==> flow/design.v <==
module ALU (
  input  logic [31:0] A, B,
  input  logic [3:0] ALUOp,
  output logic [31:0] Result,
  output logic Zero, Carry, Overflow, Negative
);
  logic [32:0] tmp;
  always_comb begin
    tmp = 33'd0;
    Carry = 0;
    Overflow = 0;
    case (ALUOp)
      4'b0000: begin  
        tmp = A + B;
        Result = tmp[31:0];
        Carry = tmp[32];
        Overflow = (~A[31] & ~B[31] & Result[31]) | (A[31] & B[31] & ~Result[31]);
      end
      4'b0001: begin  
        tmp = A - B;
        Result = tmp[31:0];
        Carry = tmp[32];
        Overflow = (A[31] & ~B[31] & ~Result[31]) | (~A[31] & B[31] & Result[31]);
      end
      4'b0010: Result = A & B;
      4'b0011: Result = A | B;
      4'b0100: Result = A ^ B;
      4'b0101: Result = ~A;
      4'b0110: Result = ~B;
      4'b0111: Result = A << B[4:0];
      4'b1000: Result = A >> B[4:0];
      4'b1001: Result = $signed(A) >>> B[4:0];
      default: Result = 32'd0;
    endcase
    Zero = (Result == 0);
    Negative = Result[31];
  end
endmodule
module ALUControl(
  input  logic [6:0] funct7,
  input  logic [2:0] funct3,
  input  logic [6:0] opcode,
  output logic [3:0] ALUOp
);
  always_comb begin
    case (opcode)
      7'b0110011: begin  
        case ({funct7, funct3})
          10'b0000000_000: ALUOp = 4'b0000;  
          10'b0100000_000: ALUOp = 4'b0001;  
          10'b0000000_111: ALUOp = 4'b0010;  
          10'b0000000_110: ALUOp = 4'b0011;  
          10'b0000000_100: ALUOp = 4'b0100;  
          10'b0000000_001: ALUOp = 4'b0111;  
          10'b0000000_101: ALUOp = 4'b1000;  
          10'b0100000_101: ALUOp = 4'b1001;  
          default: ALUOp = 4'b1111;
        endcase
      end
      default: ALUOp = 4'b1111;
    endcase
  end
endmodule
module InstructionDecoder(
  input  logic [31:0] instruction,
  output logic [6:0]  opcode,
  output logic [4:0]  rd,
  output logic [2:0]  funct3,
  output logic [4:0]  rs1,
  output logic [4:0]  rs2,
  output logic [6:0]  funct7
);
  assign opcode = instruction[6:0];
  assign rd     = instruction[11:7];
  assign funct3 = instruction[14:12];
  assign rs1    = instruction[19:15];
  assign rs2    = instruction[24:20];
  assign funct7 = instruction[31:25];
endmodule
module ALU_Pipeline(
  input  logic clk, rst,
  input  logic [31:0] A_in, B_in,
  input  logic [31:0] instr_in,
  output logic [31:0] Result_out,
  output logic Zero_out, Carry_out, Overflow_out, Negative_out
);
  logic [31:0] A_reg, B_reg;
  logic [3:0]  ALUOp;
  logic [31:0] instr_reg;
  logic [6:0] opcode, funct7;
  logic [4:0] rd, rs1, rs2;
  logic [2:0] funct3;
  logic [31:0] Result_comb;
  logic Zero_comb, Carry_comb, Overflow_comb, Negative_comb;
  always_ff @(posedge clk or posedge rst) begin
    if (rst) begin
      A_reg <= 0;
      B_reg <= 0;
      instr_reg <= 0;
    end else begin
      A_reg <= A_in;
      B_reg <= B_in;
      instr_reg <= instr_in;
    end
  end
  InstructionDecoder decoder (
    .instruction(instr_reg),
    .opcode(opcode),
    .rd(rd),
    .funct3(funct3),
    .rs1(rs1),
    .rs2(rs2),
    .funct7(funct7)
  );
  ALUControl control (
    .opcode(opcode),
    .funct3(funct3),
    .funct7(funct7),
    .ALUOp(ALUOp)
  );
  ALU alu_inst (
    .A(A_reg),
    .B(B_reg),
    .ALUOp(ALUOp),
    .Result(Result_comb),
    .Zero(Zero_comb),
    .Carry(Carry_comb),
    .Overflow(Overflow_comb),
    .Negative(Negative_comb)
  );
  always_ff @(posedge clk or posedge rst) begin
    if (rst) begin
      Result_out <= 0;
      Zero_out <= 0;
      Carry_out <= 0;
      Overflow_out <= 0;
      Negative_out <= 0;
    end else begin
      Result_out <= Result_comb;
      Zero_out <= Zero_comb;
      Carry_out <= Carry_comb;
      Overflow_out <= Overflow_comb;
      Negative_out <= Negative_comb;
    end
  end
endmodule
# From RTL to reports: ALU_Pipeline
# Tool output for the design above before and after an edit, in the order of the flow.
# Lines under "before" count in the file above, lines under "after" in the edited file.
# "change" is "after" less "before", of the values as shown.
# A cell with n/a has no value.
# inputs
top,ALU_Pipeline
clock_port,clk
cell_library,sky130hd
lib_corner,tt_025C_1v80

# Diff
# Unified diff, file above to edited file.
# The edited RTL no longer does the same as the RTL above: the edit was made by script, with no optimisation intended.
# begin of diff
@@ -113,10 +113,13 @@
     .funct7(funct7)
   );
+  wire [3:0] ALUOp_m, ALUOp_s;
   ALUControl control (
     .opcode(opcode),
     .funct3(funct3),
     .funct7(funct7),
-    .ALUOp(ALUOp)
+    .ALUOp(ALUOp_m)
   );
+  ALUControl control_twin (.opcode(opcode), .funct3(~funct3), .funct7(funct7), .ALUOp(ALUOp_s));
+  assign ALUOp = ALUOp_m ^ ALUOp_s;
   ALU alu_inst (
     .A(A_reg),
# end of diff

# Word level
# Counts by Yosys on the flattened word-level netlist (proc, flatten, opt, wreduce; memories kept). Register bits leave out memories and registers merged into their read ports (data or address); mux counts leave out enables and synchronous resets folded into registers. Print and check cells are left out. Cells with the same type and inputs are merged into one.
# word_totals
item,before,after,change
reg_bits,132,132,0
elab_cells,57,69,12
# classes
item,before,after,change
addsub,2,2,0
equal,17,24,7
shift,3,3,0
n_mux,5,7,2
logic,19,21,2
reduce_logical,3,4,1
# op_table
op,before,after,change
10-bit by 3-bit == test with 1-bit output with constant B,4,8,4
10-bit by 9-bit == test with 1-bit output with constant B,2,4,2
10-bit by 1-bit == test with 1-bit output with constant B,1,2,1
10-bit zero test,1,2,1
4-bit two-way mux,1,2,1
4-bit case mux with 8-bit select,1,2,1
3-bit NOT,0,1,1
4-bit bitwise XOR,0,1,1
# Unchanged operator kinds not shown: 21.

# Depth
# Yosys ltp: most cells in a row. Word level: on the elaborated netlist, between registers, memories and ports. Mapped: between sequential cells and ports; inverters and the memories' decode and read muxes count.
# logic_depth
item,before,after,change
depth_word,6,8,2
abc_area,0,0,n/a
mapped_depth,20,16,-4

# After synthesis
# Source: synth_stat.txt of the flow (Yosys; design flattened, memories mapped). It holds for the ABC_AREA given above (unset counts as 0); a run with the other value may have another netlist.
# by_type
cell_type,before,after,change
sky130_fd_sc_hd__nand2_1,158,79,-79
sky130_fd_sc_hd__nor2_1,141,70,-71
sky130_fd_sc_hd__a21oi_1,125,67,-58
sky130_fd_sc_hd__o21ai_0,90,44,-46
sky130_fd_sc_hd__clkbuf_1,82,42,-40
sky130_fd_sc_hd__ha_1,98,65,-33
sky130_fd_sc_hd__mux4_2,48,20,-28
sky130_fd_sc_hd__inv_1,97,74,-23
sky130_fd_sc_hd__mux2i_1,55,32,-23
sky130_fd_sc_hd__nand3_1,37,17,-20
sky130_fd_sc_hd__mux2_2,34,19,-15
sky130_fd_sc_hd__nor3_1,41,27,-14
sky130_fd_sc_hd__a221o_1,17,3,-14
sky130_fd_sc_hd__buf_2,22,10,-12
sky130_fd_sc_hd__o22ai_1,22,10,-12
sky130_fd_sc_hd__o2111ai_1,17,5,-12
sky130_fd_sc_hd__a21o_1,21,10,-11
sky130_fd_sc_hd__a22oi_1,21,10,-11
# Unchanged cell types not shown: 10.
# The list need not be complete.
# synth_totals
item,before,after,change
stdcells,1627,964,-663
yosys_area_mm2,0.0134592,0.0086833,-0.0047759
ff_cells,116,116,0
# The figures by module come from a second, unflattened synthesis with its own total; it is not the netlist above.
# hier_totals
item,before,after,change
hier_cells,1586,1613,27
hier_area_mm2,0.0134166,0.0135893,0.0001727
# Each row is one instance without its submodules.
# by_module_before
mod,n_inst,cells,mod_area_mm2
ALU,1,1401,0.0097431
ALU_Pipeline,1,133,0.0033069
InstructionDecoder,1,32,0.0002402
ALUControl,1,20,0.0001264
# by_module_after
mod,n_inst,cells,mod_area_mm2
ALU,1,1401,0.0097431
ALU_Pipeline,1,140,0.0033532
ALUControl,2,20,0.0001264
InstructionDecoder,1,32,0.0002402

# Worst setup path after synthesis
# OpenSTA on the mapped netlist: ideal clock, no wires. The path of least setup slack (recovery checks aside). Input and output delay are each 20% of the period. Register names are those of the netlist, which keeps one name where synthesis merged equal registers.
# synth_path
item,before,after,change
path_kind,register -> register,register -> register,n/a
startpoint,register B_reg[3],register B_reg[2],n/a
endpoint,register Zero_out,register Zero_out,n/a
tclk_ps,7000,7000,0
launch_ps,0,0,0
arrival_ps,5278,4069,-1209
setup_slack_ps,1627,2850,1223
delay_ps,5374,4150,-1224
driving_pins,18,17,-1
period_less_setup_slack_ps,5373,4150,-1223
# "delay_ps" is the arrival time less input delay plus setup time.
# "driving_pins": output pins that drive a net of the path, with the launching flip-flop's if there is one; two outputs of one cell count as two.
# "period_less_setup_slack_ps" = period - worst setup slack (recovery checks aside). The figure is calculated, with input and output delays left at 20% of the set period.
# Between the ends stands the longest chain of elaborated cells between them, by number of cells; it is not shown to be the way that was timed. Of several equally long chains one is given.
# A line is the first line of the expression or statement that the cell stems from. Yosys adds cells for indexed reads and writes and turns some case tables into memories.
# synth_between_before
cell_sequence,sky130_fd_sc_hd__dfrtp_1 sky130_fd_sc_hd__buf_2 sky130_fd_sc_hd__inv_1 sky130_fd_sc_hd__buf_1 sky130_fd_sc_hd__buf_1 sky130_fd_sc_hd__buf_1 sky130_fd_sc_hd__ha_1 sky130_fd_sc_hd__clkbuf_1 sky130_fd_sc_hd__o41ai_2 sky130_fd_sc_hd__a21boi_0 sky130_fd_sc_hd__o311ai_0 sky130_fd_sc_hd__xor2_1 sky130_fd_sc_hd__o221ai_1 sky130_fd_sc_hd__or4_1 sky130_fd_sc_hd__or4_1 sky130_fd_sc_hd__or4_1 sky130_fd_sc_hd__or4_1 sky130_fd_sc_hd__nor4_2
elab_chain_cells,3
# synth_rtl_before
item,line_no,text
"start, declared",87,"logic [31:0] A_reg, B_reg;"
"start, assigned",98,B_reg <= 0;
"start, assigned",102,B_reg <= B_in;
32-bit by 32-bit subtractor with 33-bit output,20,tmp = A - B;
32-bit case mux with 10-bit select,12,case (ALUOp)
32-bit zero test,35,Zero = (Result == 0);
"end, assigned",134,Zero_out <= 0;
"end, assigned",140,Zero_out <= Zero_comb;
"end, declared",85,"output logic Zero_out, Carry_out, Overflow_out, Negative_out"
# synth_between_after
cell_sequence,sky130_fd_sc_hd__dfrtp_1 sky130_fd_sc_hd__buf_2 sky130_fd_sc_hd__buf_2 sky130_fd_sc_hd__buf_2 sky130_fd_sc_hd__clkinv_1 sky130_fd_sc_hd__ha_1 sky130_fd_sc_hd__a21o_1 sky130_fd_sc_hd__a221oi_2 sky130_fd_sc_hd__o221ai_1 sky130_fd_sc_hd__o21ai_1 sky130_fd_sc_hd__o21ai_0 sky130_fd_sc_hd__xnor2_1 sky130_fd_sc_hd__o221ai_1 sky130_fd_sc_hd__or4b_2 sky130_fd_sc_hd__and4bb_1 sky130_fd_sc_hd__nand4bb_1 sky130_fd_sc_hd__nor3_2
elab_chain_cells,3
# synth_rtl_after
item,line_no,text
"start, declared",87,"logic [31:0] A_reg, B_reg;"
"start, assigned",98,B_reg <= 0;
"start, assigned",102,B_reg <= B_in;
32-bit by 32-bit subtractor with 33-bit output,20,tmp = A - B;
32-bit case mux with 10-bit select,12,case (ALUOp)
32-bit zero test,35,Zero = (Result == 0);
"end, assigned",137,Zero_out <= 0;
"end, assigned",143,Zero_out <= Zero_comb;
"end, declared",85,"output logic Zero_out, Carry_out, Overflow_out, Negative_out"

# Worst path after layout
# From the final timing report of the runs of pair A: the path of least setup slack in the routed layout; clock arrival at registers is part of the times.
# The path's times are printed in steps of 10 ps; the period is the one set.
# layout_path
item,before,after,change
path_kind,register -> register,register -> register,n/a
startpoint,register B_reg[0],register B_reg[4],n/a
endpoint,register Zero_out,register Zero_out,n/a
tclk_ps,7000,7000,0
launch_ps,460,430,-30
arrival_ps,6210,5070,-1140
setup_slack_ps,1150,2230,1080
driving_pins,15,14,-1
# Between the ends stands the longest chain of elaborated cells between them, by number of cells; it is not shown to be the way that was timed. Of several equally long chains one is given.
# layout_between_before
cell_sequence,sky130_fd_sc_hd__dfrtp_2 sky130_fd_sc_hd__inv_1 sky130_fd_sc_hd__ha_1 sky130_fd_sc_hd__nand2_1 sky130_fd_sc_hd__o21ai_0 sky130_fd_sc_hd__a222oi_1 sky130_fd_sc_hd__o2111ai_1 sky130_fd_sc_hd__a2111oi_0 sky130_fd_sc_hd__o21ai_0 sky130_fd_sc_hd__nor4_1 sky130_fd_sc_hd__nand4bb_1 sky130_fd_sc_hd__or4_1 sky130_fd_sc_hd__or4_1 sky130_fd_sc_hd__or4_1 sky130_fd_sc_hd__nor4_2
elab_chain_cells,3
# layout_rtl_before
item,line_no,text
"start, declared",87,"logic [31:0] A_reg, B_reg;"
"start, assigned",98,B_reg <= 0;
"start, assigned",102,B_reg <= B_in;
32-bit by 32-bit subtractor with 33-bit output,20,tmp = A - B;
32-bit case mux with 10-bit select,12,case (ALUOp)
32-bit zero test,35,Zero = (Result == 0);
"end, assigned",134,Zero_out <= 0;
"end, assigned",140,Zero_out <= Zero_comb;
"end, declared",85,"output logic Zero_out, Carry_out, Overflow_out, Negative_out"
# layout_between_after
cell_sequence,sky130_fd_sc_hd__dfrtp_1 sky130_fd_sc_hd__inv_2 sky130_fd_sc_hd__ha_1 sky130_fd_sc_hd__a21o_1 sky130_fd_sc_hd__a221oi_2 sky130_fd_sc_hd__o221ai_1 sky130_fd_sc_hd__o211a_1 sky130_fd_sc_hd__nor2_1 sky130_fd_sc_hd__a311oi_1 sky130_fd_sc_hd__and4_1 sky130_fd_sc_hd__or3_1 sky130_fd_sc_hd__mux2_2 sky130_fd_sc_hd__o21ai_0 sky130_fd_sc_hd__nor3_2
elab_chain_cells,3
# layout_rtl_after
item,line_no,text
"start, declared",87,"logic [31:0] A_reg, B_reg;"
"start, assigned",98,B_reg <= 0;
"start, assigned",102,B_reg <= B_in;
32-bit by 32-bit subtractor with 33-bit output,20,tmp = A - B;
32-bit case mux with 10-bit select,12,case (ALUOp)
32-bit zero test,35,Zero = (Result == 0);
"end, assigned",137,Zero_out <= 0;
"end, assigned",143,Zero_out <= Zero_comb;
"end, declared",85,"output logic Zero_out, Carry_out, Overflow_out, Negative_out"

# Measured runs
# Runs of the flow (Yosys, OpenROAD) on both versions; the two runs of a pair have the same settings. The constraints put input and output delay at 20% of the set period each and load the outputs with 0.01 pF.
# settings_pair_A
CORE_UTILIZATION,40
period_ns,7.0
CAP_MARGIN,20
CORE_MARGIN,2
SLEW_MARGIN,20
# results_pair_A
item,before,after,change
post_synth_area_mm2,0.0134592,0.0086833,-0.0047759
die_area_mm2,0.0351319,0.0229023,-0.0122296
stdcell_area_mm2,0.0155036,0.0106677,-0.0048359
post_route_util_pct,46.5,50.4,3.9
final_setup_ws_ps,1154,2232,1078
tns_ps,0,0,0
final_hold_ws_ps,777,716,-61
power_w,0.002681,0.00224,-0.000441
achieved_period_ps,5846,4768,-1078
# settings_pair_B
CAP_MARGIN,40
CELL_PAD_IN_SITES_DETAIL_PLACEMENT,0
CELL_PAD_IN_SITES_GLOBAL_PLACEMENT,0
CORE_UTILIZATION,52
CTS_CLUSTER_DIAMETER,279
CTS_CLUSTER_SIZE,70
GPL_ROUTABILITY_DRIVEN,0
GPL_TIMING_DRIVEN,0
HOLD_SLACK_MARGIN,-0.06
MAX_ROUTING_LAYER,met4
PLACE_DENSITY_LB_ADDON,0.0
period_ns,9.49
CORE_MARGIN,2
SLEW_MARGIN,20
# results_pair_B
item,before,after,change
post_synth_area_mm2,0.0134592,0.0086833,-0.0047759
die_area_mm2,0.0271854,0.0177489,-0.0094365
stdcell_area_mm2,0.0157376,0.0108241,-0.0049135
post_route_util_pct,62.1,65.7,3.6
final_setup_ws_ps,2214,4245,2031
tns_ps,0,0,0
final_hold_ws_ps,750,716,-34
power_w,0.001957,0.001674,-0.000283
achieved_period_ps,7276,5245,-2031
# By "achieved_period_ps" is meant the clock period of the run minus its worst setup slack. This is arithmetic on one report: input and output delays are still those of the set period (20% each).
# By "power_w" is meant OpenSTA's value without simulated activity: inputs other than the clock are taken to toggle once in ten clock periods, and the tool carries that through the logic.
